==> flow/design.v <==
module multiplier
  (
   input                     clk,
   input                     rst,
   input                     en,
   input [BITS-1:0]          data_a,
   input [BITS-1:0]          data_b,
   output reg [(BITS*2)-1:0] result,
   output                    done
   );
   parameter BITS = 16;
   localparam STATE_IDLE     = 0;
   localparam STATE_MULTIPLY = 1;
   reg                    state;
   reg [$clog2(BITS)-1:0] mul_counter;
   reg [BITS-1:0]         data_a_reg;
   reg [(BITS*2)-1:0]     data_b_reg;
   assign done = (STATE_IDLE == state) && !en;
   always @ (posedge clk) begin
      case (state)
         STATE_IDLE: begin
            if (en) begin
               mul_counter <= 0;
               data_a_reg <= data_a;
               data_b_reg <= { {BITS{1'b0}}, data_b };
               result <= 0;
               state <= STATE_MULTIPLY;
            end
         end
         STATE_MULTIPLY: begin
            if (mul_counter == BITS - 1) begin
               state <= STATE_IDLE;
            end else begin
               mul_counter <= mul_counter + 1;
            end
            data_a_reg <= data_a_reg >> 1;
            data_b_reg <= data_b_reg << 1;
            if (data_a_reg[0]) begin
               result <= result + data_b_reg;
            end
         end
      endcase
      if (rst) begin
         state <= STATE_IDLE;
      end
   end
endmodule
module divider
  (
   input                 clk,
   input                 rst,
   input                 en,
   input [BITS-1:0]      dividend,
   input [BITS-1:0]      divisor,
   output reg [BITS-1:0] quotient,
   output [BITS-1:0]     remainder,
   output                done
   );
   parameter BITS = 16;
   localparam STATE_IDLE   = 0;
   localparam STATE_DIVIDE = 1;
   reg                    state;
   reg [$clog2(BITS)-1:0] div_counter;
   reg [(BITS-1)*2:0]     dividend_reg;
   reg [(BITS-1)*2:0]     divisor_reg;
   assign done = (STATE_IDLE == state) && !en;
   assign remainder = dividend_reg[BITS-1:0];
   always @ (posedge clk) begin
      case (state)
        STATE_IDLE: begin
           if (en) begin
              div_counter <= 0;
              dividend_reg <= { {BITS-1{1'b0}}, dividend };
              divisor_reg <= { divisor, {BITS-1{1'b0}} };
              quotient <= 0;
              state <= STATE_DIVIDE;
           end
        end
        STATE_DIVIDE: begin
           if (div_counter == BITS - 1) begin
              state <= STATE_IDLE;
           end else begin
              div_counter <= div_counter + 1;
           end
           divisor_reg <= divisor_reg >> 1;
           if (dividend_reg < divisor_reg) begin
              quotient <= quotient << 1;
           end else begin
              quotient <= (quotient << 1) | 1'b1;
              dividend_reg <= dividend_reg - divisor_reg;
           end
        end
      endcase
      if (rst) begin
         state <= STATE_IDLE;
      end
   end
endmodule
module processor
  (
   input                        clk,
   input                        rst,
   input                        boot_done,
   output reg [11:0]            status_digits,
   output reg                   halted,
   output reg [16-1:0]  instr_ptr,
   input                        instr_valid,
   input [32-1:0]      cur_instr,
   output reg                   cache_wr_en,
   output reg [16-1:0]  cache_wr_addr,
   output reg [16-1:0]  cache_wr_data,
   input                        cache_wr_done,
   output reg                   cache_rd_en,
   output reg [16-1:0]  cache_rd_addr,
   input [16-1:0]       cache_rd_data,
   input                        cache_rd_done,
   input                        pixel_wr_done,
   output reg                   pixel_en,
   output reg [7:0]             pixel_rgb,
   output reg [7:0]             pixel_x,
   output reg [7:0]             pixel_y,
   input [16-1:0]       rnd,
   output reg                   ms_time_rst,
   input [16-1:0]       ms_time,
   input [142-1:0] buf_inputs
   );
   reg [16-1:0]  registers [16-1:0];
   reg                   overflow_flag;
   reg                   carry_flag;
   reg                   zero_flag;
   reg                   sign_flag;
   wire [7:0]            opcode = cur_instr[31:24];
   wire [7:0]            arg1 = cur_instr[23:16];
   wire [7:0]            arg2 = cur_instr[15:8];
   wire [3:0]            reg1 = arg1[3:0];
   wire [3:0]            reg2 = arg2[3:0];
   wire [16-1:0] dest = registers[reg1];
   wire [16-1:0] src  = registers[reg2];
   wire [15:0]           argA = cur_instr[23:8];
   wire [15:0]           argB = cur_instr[15:0];
   wire signed [16-1:0] signed_dest = dest;
   reg [3:0]             load_reg;
   reg                       multiply_en;
   reg [16-1:0]      multiply_data_a;
   reg [16-1:0]      multiply_data_b;
   wire [(16*2)-1:0] multiply_result;
   wire                      multiply_done;
   multiplier #(.BITS(16)) multiplier_
     (
      .clk(clk),
      .rst(rst),
      .en(multiply_en),
      .data_a(multiply_data_a),
      .data_b(multiply_data_b),
      .result(multiply_result),
      .done(multiply_done)
      );
   reg                   divide_en;
   reg [16-1:0]  dividend;
   reg [16-1:0]  divisor;
   wire [16-1:0] quotient;
   wire [16-1:0] remainder;
   wire                  divide_done;
   divider #(.BITS(16)) divider_
     (
      .clk(clk),
      .rst(rst),
      .en(divide_en),
      .dividend(dividend),
      .divisor(divisor),
      .quotient(quotient),
      .remainder(remainder),
      .done(divide_done)
      );
   localparam [3:0] STATE_PRE_BOOT   = 0;
   localparam [3:0] STATE_HALT       = 1;
   localparam [3:0] STATE_EXECUTING  = 2;
   localparam [3:0] STATE_WR_WAIT    = 3;
   localparam [3:0] STATE_PIXEL_WAIT = 4;
   localparam [3:0] STATE_RD_WAIT    = 5;
   localparam [3:0] STATE_RET_WAIT   = 6;
   localparam [3:0] STATE_MULTIPLY   = 7;
   localparam [3:0] STATE_DIVIDE     = 8;
   reg [3:0]            state;
   always @ (posedge clk) begin
      cache_wr_en <= 0;
      cache_rd_en <= 0;
      pixel_en <= 0;
      multiply_en <= 0;
      divide_en <= 0;
      ms_time_rst <= 0;
      case (state)
        STATE_PRE_BOOT: begin
           if (boot_done) begin
              state <= STATE_EXECUTING;
           end
        end
        STATE_HALT: begin
           halted <= 1;
        end
        STATE_EXECUTING: begin
           halted <= 0;
           if (instr_valid) begin
              execute();
           end
        end
        STATE_WR_WAIT: begin
           if (cache_wr_done) begin
              state <= STATE_EXECUTING;
           end
        end
        STATE_PIXEL_WAIT: begin
           if (pixel_wr_done) begin
              state <= STATE_EXECUTING;
           end
        end
        STATE_RD_WAIT: begin
           if (cache_rd_done) begin
              registers[load_reg] <= cache_rd_data;
              state <= STATE_EXECUTING;
           end
        end
        STATE_RET_WAIT: begin
           if (cache_rd_done) begin
              instr_ptr <= cache_rd_data + 32 / 8;
              state <= STATE_EXECUTING;
           end
        end
        STATE_MULTIPLY: begin
           if (multiply_done) begin
              registers[load_reg] <= multiply_result[16-1:0];
              state <= STATE_EXECUTING;
           end
        end
        STATE_DIVIDE: begin
           if (divide_done) begin
              registers[load_reg] <= quotient;
              state <= STATE_EXECUTING;
           end
        end
      endcase
      if (rst) begin
         state <= STATE_PRE_BOOT;
         status_digits <= 0;
         halted <= 0;
         instr_ptr <= 0;
         cache_wr_en <= 0;
         cache_rd_en <= 0;
         pixel_en <= 0;
         pixel_rgb <= 0;
         ms_time_rst <= 0;
         multiply_en <= 0;
         divide_en <= 0;
         overflow_flag <= 0;
         carry_flag <= 0;
         zero_flag <= 0;
         sign_flag <= 0;
      end
   end
   task execute;
      reg [16:0] result;
      begin
         result = 0;
         instr_ptr <= instr_ptr + 32 / 8;
         case (opcode)
           8'h00: begin
           end
           8'h01: begin
              registers[reg1] <= buf_inputs[src];
           end
           8'h02: begin
              if (cache_wr_done) begin
                 push(instr_ptr);
                 instr_ptr <= argA;
              end else begin
                 instr_ptr <= instr_ptr;
              end
           end
           8'h03: begin
              if (cache_rd_done) begin
                 pop();
                 registers[4'b0] <= registers[4'b0] - arg1 - 16 / 8;
                 state <= STATE_RET_WAIT;
              end else begin
                 instr_ptr <= instr_ptr;
              end
           end
           8'h04: begin
              if (cache_rd_done) begin
                 read(src);
              end else begin
                 instr_ptr <= instr_ptr;
              end
           end
           8'h05: begin
              if (cache_rd_done) begin
                 read(argB);
              end else begin
                 instr_ptr <= instr_ptr;
              end
           end
           8'h06: begin
              registers[reg1] <= src;
           end
           8'h07: begin
              registers[reg1] <= argB;
           end
           8'h08: begin
              if (cache_wr_done) begin
                 push(dest);
              end else begin
                 instr_ptr <= instr_ptr;
              end
           end
           8'h09: begin
              if (cache_rd_done) begin
                 pop();
              end else begin
                 instr_ptr <= instr_ptr;
              end
           end
           8'h0A: begin
              result = dest + src;
              registers[reg1] <= result[16-1:0];
           end
           8'h0B: begin
              result = dest - src;
              registers[reg1] <= result[16-1:0];
           end
           8'h0C: begin
              if (multiply_done) begin
                 multiply_en <= 1;
                 multiply_data_a <= dest;
                 multiply_data_b <= src;
                 state <= STATE_MULTIPLY;
                 load_reg <= reg1;
              end else begin
                 instr_ptr <= instr_ptr;
              end
           end
           8'h0D: begin
              if (divide_done) begin
                 divide_en <= 1;
                 dividend <= dest;
                 divisor <= src;
                 state <= STATE_DIVIDE;
                 load_reg <= reg1;
              end else begin
                 instr_ptr <= instr_ptr;
              end
           end
           8'h0E: begin
              registers[reg1] <= dest & src;
           end
           8'h0F: begin
              registers[reg1] <= dest | src;
           end
           8'h10: begin
              registers[reg1] <= dest ^ src;
           end
           8'h11: begin
              registers[reg1] <= dest << src;
           end
           8'h12: begin
              registers[reg1] <= signed_dest >>> src;
           end
           8'h13: begin
              registers[reg1] <= dest >> src;
           end
           8'h14: begin
              result = dest - src;
           end
           8'h15: begin
              result = { 1'b0, dest & src };
           end
           8'h16: begin
              pixel_rgb <= dest[7:0];
           end
           8'h17: begin
              if (pixel_wr_done) begin
                 pixel_en <= 1;
                 pixel_x <= dest[7:0];
                 pixel_y <= src[7:0];
                 state <= STATE_PIXEL_WAIT;
              end else begin
                 instr_ptr <= instr_ptr;
              end
           end
           8'h18: begin
              if (cache_wr_done) begin
                 write(dest, src);
              end else begin
                 instr_ptr <= instr_ptr;
              end
           end
           8'h19: begin
              if (cache_wr_done) begin
                 write(dest, argB);
              end else begin
                 instr_ptr <= instr_ptr;
              end
           end
           8'h1A: begin
              registers[reg1] <= ms_time;
           end
           8'h1B: begin
              ms_time_rst <= 1;
           end
           8'h1C: begin
              registers[reg1] <= rnd;
           end
           8'h30: begin
              instr_ptr <= dest;
           end
           8'h31: begin
              instr_ptr <= argA;
           end
           8'h32: begin
              if (zero_flag) begin
                 instr_ptr <= argA;
              end
           end
           8'h33: begin
              if (!zero_flag) begin
                 instr_ptr <= argA;
              end
           end
           8'h34: begin
              if (!zero_flag && sign_flag == overflow_flag) begin
                 instr_ptr <= argA;
              end
           end
           8'h35: begin
              if (sign_flag == overflow_flag) begin
                 instr_ptr <= argA;
              end
           end
           8'h36: begin
              if (!carry_flag && !zero_flag) begin
                 instr_ptr <= argA;
              end
           end
           8'h37: begin
              if (!carry_flag) begin
                 instr_ptr <= argA;
              end
           end
           8'h38: begin
              if (sign_flag != overflow_flag) begin
                 instr_ptr <= argA;
              end
           end
           8'h39: begin
              if (sign_flag != overflow_flag || zero_flag) begin
                 instr_ptr <= argA;
              end
           end
           8'h3A: begin
              if (carry_flag) begin
                 instr_ptr <= argA;
              end
           end
           8'h3B: begin
              if (carry_flag || zero_flag) begin
                 instr_ptr <= argA;
              end
           end
           8'h3C: begin
              if (overflow_flag) begin
                 instr_ptr <= argA;
              end
           end
           8'h3D: begin
              if (!overflow_flag) begin
                 instr_ptr <= argA;
              end
           end
           8'h3E: begin
              if (sign_flag) begin
                 instr_ptr <= argA;
              end
           end
           8'h3F: begin
              if (!sign_flag) begin
                 instr_ptr <= argA;
              end
           end
           default: begin
              status_digits <= 12'h700 | opcode;
              state <= STATE_HALT;
           end
         endcase
         if (8'h14 == opcode || 8'h15 == opcode ||
             8'h0A == opcode || 8'h0B == opcode) begin
            set_flags(result);
         end else begin
            clear_flags();
         end
      end
   endtask
   task write;
      input [16-1:0] data;
      input [16-1:0] addr;
      begin
         cache_wr_en <= 1;
         cache_wr_addr <= addr;
         cache_wr_data <= data;
         state <= STATE_WR_WAIT;
      end
   endtask
   task read;
      input [16-1:0] addr;
      begin
         load_reg <= reg1;
         cache_rd_en <= 1;
         cache_rd_addr <= addr;
         state <= STATE_RD_WAIT;
      end
   endtask
   task push;
      input [16-1:0] push_data;
      reg [16-1:0]   new_stack_ptr;
      begin
         new_stack_ptr = registers[4'b0] + 16 / 8;
         write(push_data, new_stack_ptr);
         registers[4'b0] <= new_stack_ptr;
      end
   endtask
   task pop;
      reg [16-1:0] stack_ptr;
      begin
         stack_ptr = registers[4'b0];
         read(stack_ptr);
         registers[4'b0] <= stack_ptr - 2;
      end
   endtask;
   task set_flags;
      input [16:0] result;
      begin
         if (8'h0A == opcode) begin
            overflow_flag <= (dest[16-1] &
                              src[16-1] &
                              ~result[16-1]) |
                             (~dest[16-1] &
                              ~src[16-1] &
                              result[16-1]);            
         end else if (8'h0B == opcode || 8'h14 == opcode) begin
            overflow_flag <= (dest[16-1] &
                              ~src[16-1] &
                              ~result[16-1]) |
                             (~dest[16-1] &
                              src[16-1] &
                              result[16-1]);
         end else begin
            overflow_flag <= 0;
         end
         carry_flag <= result[16];
         zero_flag <= (0 == result[16-1:0]);
         sign_flag <= result[16-1];
      end
   endtask
   task clear_flags;
      begin
         overflow_flag <= 0;
         carry_flag <= 0;
         zero_flag <= 0;
         sign_flag <= 0;
      end
   endtask
endmodule
# Reports on processor
# The steps from the RTL of processor to its reports follow in flow order.
# Lines are those of the file above, counted from 1.
# Library cell names are shortened.
# The mark - stands for no value.
# setup
design	processor
clock	clk
library	sky130hd
lib_corner	tt_025C_1v80

# Elaborated design
# Counts by Yosys on the flattened word-level netlist (proc, flatten, opt, wreduce; memories kept). Register bits leave out memories and registers merged into their read ports (data or address). Print and check cells are left out.
# Memory sizes are those after Yosys's memory passes, which may raise the word count (mostly to a power of two), join words into wider ones and drop unused or constant bits.
# bits
ff_bits	348
ram_bits	256
mem_count	1
in_bits	229
# classes
add_sub_neg	12
n_cmp	1
n_eq	95
shifts	4
n_mux	237
n_logic	44
reduce_and_logical	57
# mem_list
memory	words	word_bits	rd	wr	line_no	source
registers	16	16	3	1	127	reg [16-1:0]  registers [16-1:0];
# ops
op	n
two-way mux 16 bit	114
case mux 16 bit (select 22 bit)	1
indexed select 142 x 16 -> 1 bit	1
== test 8 x 6 -> 1 bit (second input constant)	16
case mux 32 bit (select 2 bit)	2
case mux 16 bit (select 2 bit)	4
case mux 31 bit (select 2 bit)	2
== test 8 x 5 -> 1 bit (second input constant)	13
case mux 16 bit (select 3 bit)	2
two-way mux 32 bit	3
two-way mux 31 bit	3
two-way mux 4 bit	22
two-way mux 1 bit	73
== test 8 x 4 -> 1 bit (second input constant)	8
case mux 4 bit (select 7 bit)	2
case mux 17 bit (select 3 bit)	1
OR reduction 45 bit	1
inequality test 2 bit (second input constant)	17
OR reduction 34 bit	1
two-way mux 17 bit	2
adder 16 x 3 -> 16 bit (second input constant)	2
OR reduction 16 bit	2
adder 32 bit	1
== test 8 x 3 -> 1 bit (second input constant)	4
subtractor 31 bit	1
less-than comparator 31 bit	1
OR reduction 4 bit	7
bitwise OR 1 bit	20
# Other operator kinds: 51; their cells: 124.

# Depth
# Yosys ltp: most cells in a row. Word level: on the elaborated netlist, between registers, memories and ports. Mapped: between sequential cells and ports; inverters and the memories' decode and read muxes count.
# logic_depth
word_depth	18
abc_area	0
mapped_depth	23

# Mapped cells and area
# The flow's flattened synthesis, as Yosys stat reports it; memories are mapped. The netlist is that of the ABC_AREA named above (0 if unset); the other value can give another one.
# The area totals of this step are shown rounded.
# mapped
cells	3210
area_um2	36000
sequential_area_um2	17000
flip_flops	577
# types
type	n	type_area_um2
edfxtp_1	522	1.57E+04
mux4_2	145	3.27E+03
ha_1	117	1.46E+03
mux2i_1	114	1.14E+03
dfxtp_1	55	1.1E+03
nand2_1	279	1.05E+03
mux2_2	91	1.02E+03
nor2_1	271	1.02E+03
a21oi_1	180	900.864
xnor2_1	82	718.189
o21ai_0	142	710.682
a22oi_1	73	548.026
inv_1	136	510.49
clkbuf_1	133	499.229
nand3_1	92	460.442
and2_1	62	387.872
a221oi_1	34	297.786
xor2_1	32	280.269
# Other cell types: 71; their cells: 650.
# The figures by module come from a second, unflattened synthesis with its own total; it is not the netlist above.
# unflattened
hier_cells	3614
hier_area_um2	39000
# Each row is one instance without its submodules.
# by_module
module	instances	cells	mod_area_um2
processor	1	2656	29000
divider #(BITS=16)	1	488	5300
multiplier #(BITS=16)	1	470	5200

# Timing after synthesis
# Path of least setup slack by OpenSTA after synthesis, without wires, with an ideal clock, recovery checks aside; 20% of the period is set as input and as output delay. Where synthesis merged equal registers, the netlist keeps one of their names.
# synth_timing
path_type	input-to-reg
startpoint	in cur_instr[16]
endpoint	mem registers[0][15]
tclk_ns	9.0
launch_ns	1.800
arrival_time_ns	6.854
required_time_ns	8.698
path_slack_ns	1.844
delay_ns	5.356
driving_pins	20
synth_period_reached_ns	7.156
# "delay_ns" = arrival - input delay + setup time.
# "driving_pins" counts driving pins, that of a launching flip-flop among them; a cell with two outputs on the path counts twice.
# "synth_period_reached_ns" = period - worst setup slack (recovery checks aside). The figure is calculated, with input and output delays left at 20% of the set period.
# Between the ends stands the longest chain of elaborated cells between them, by number of cells; it is not shown to be the way that was timed. Of several equally long chains one is given.
# A line is the first line of the expression or statement that the cell stems from. Yosys adds cells for indexed reads and writes and turns some case tables into memories.
# The chain passes a memory read, where the word-level depth is cut; so it can be longer than that depth.
# The path ends at the data pin of a flip-flop with enable; ways to the enable are not counted.
# synth_between
cell_sequence	buf_2 -> buf_2 -> buf_2 -> buf_2 -> mux4_2 -> a22oi_1 -> nand2_1 -> inv_1 -> ha_1 -> or2_2 -> a221oi_1 -> o22ai_1 -> o41ai_1 -> o41ai_1 -> o31ai_2 -> nand2_1 -> a221o_1 -> o311ai_1 -> nand2_1 -> a31oi_1
elab_chain_len	17
# synth_lines
item	line_no	source
start: declaration	108	input [32-1:0]      cur_instr,
memory read (16 x 16 bit)	127	reg [16-1:0]  registers [16-1:0];
adder 16 x 16 -> 17 bit	323	result = dest + src;
two-way mux 16 bit	265	case (opcode)
two-way mux 16 bit	203	if (instr_valid) begin
two-way mux 16 bit	192	case (state)
two-way mux 16 bit (12 in a row)	-
end: declaration	127
# Some nets on the timed path still bear RTL names; the line given drives or declares the net.
# synth_named_nets
signal	line_no	source
dest[1]	137	wire [16-1:0] dest = registers[reg1];

# Path in the finished layout
# From the final timing report of run 1: the path of least setup slack in the routed layout; clock arrival at registers is part of the times.
# layout_timing
path_type	input-to-reg
startpoint	in cur_instr[9]
endpoint	mem registers[11][1]
tclk_ns	7.6
launch_ns	1.52
arrival_time_ns	6.53
required_time_ns	7.96
path_slack_ns	1.43
driving_pins	16
# layout_between
cell_sequence	buf_4 -> buf_12 -> buf_4 -> mux4_2 -> or4_1 -> a2bb2oi_1 -> o21ai_1 -> and2_2 -> nand2_1 -> buf_4 -> nor3_1 -> a2111oi_0 -> o211ai_1 -> o221ai_1 -> a31oi_1 -> buf_4
# layout_lines
item	line_no	source
start: declaration	108	input [32-1:0]      cur_instr,
end: declaration	127	reg [16-1:0]  registers [16-1:0];
# No chain of elaborated cells between the ends is given.

# Stored flow runs of processor (5 of them; Yosys, OpenROAD, sky130hd). They differ in their settings and are not a sequence. Constraints: input delay and output delay 20% of the set period each, output load 0.01 pF.
# "achieved_clock_period_ns" = clock period - worst setup slack. The figure is calculated, with input and output delays left at 20% of the set period.
# "timing.worst_path_ns": the worst setup path's part of the clock period (all of it between registers, 20% less for each end at a port) less its slack. A launch clock that arrives late makes it longer, a capture clock that arrives late makes it shorter.
# "design_power_w": no workload was simulated; the value follows from the tool's default switching activity.
# Results are given in rounded form.
# Among the settings, - means not set for that run.
setting or result,run 1,run 2,run 3,run 4,run 5
CORE_ASPECT_RATIO,0.76,-,-,0.59,1.16
CORE_UTILIZATION,60,40,40,30,40
CTS_CLUSTER_SIZE,55,-,18,-,33
MAX_ROUTING_LAYER,met4,-,-,-,-
PLACE_DENSITY_LB_ADDON,0.03,-,0.04,-,0.09
SETUP_SLACK_MARGIN,1.64,-,-0.3,2.37,-
period_ns,7.6,5.06,8.86,9.39,9.0
CAP_MARGIN,20,20,10,20,30
CORE_MARGIN,2,2,4,2,7
SLEW_MARGIN,20,20,0,20,20
PLACE_DENSITY,-,0.6,-,0.84,-
ABC_AREA,-,-,1,-,-
GPL_ROUTABILITY_DRIVEN,-,-,1,-,-
HOLD_SLACK_MARGIN,-,-,-0.09,-,0.15
TNS_END_PERCENT,-,-,75,-,-
CELL_PAD_IN_SITES_GLOBAL_PLACEMENT,-,-,-,2,-
CTS_CLUSTER_DIAMETER,-,-,-,314,-
GPL_TIMING_DRIVEN,-,-,-,0,-
MIN_ROUTING_LAYER,-,-,-,met2,-
ws_setup_ns,1.4,0.079,1.5,2.0,0.75
synthArea_um2,36000,36000,37000,36000,36000
final_hold_ws_ns,0.47,0.45,0.46,0.47,0.46
finish.stdcell_area_um2,43000,48000,44000,46000,43000
timing.worst_path_ns,4.65,3.97,5.58,5.51,6.45
path_kind,input-to-reg,input-to-reg,input-to-reg,input-to-reg,input-to-reg
achieved_clock_period_ns,6.167,4.981,7.353,7.388,8.252
final_die_area_um2,61000,92000,96000,120000,98000
design_power_w,0.008,0.013,0.007,0.007,0.0068
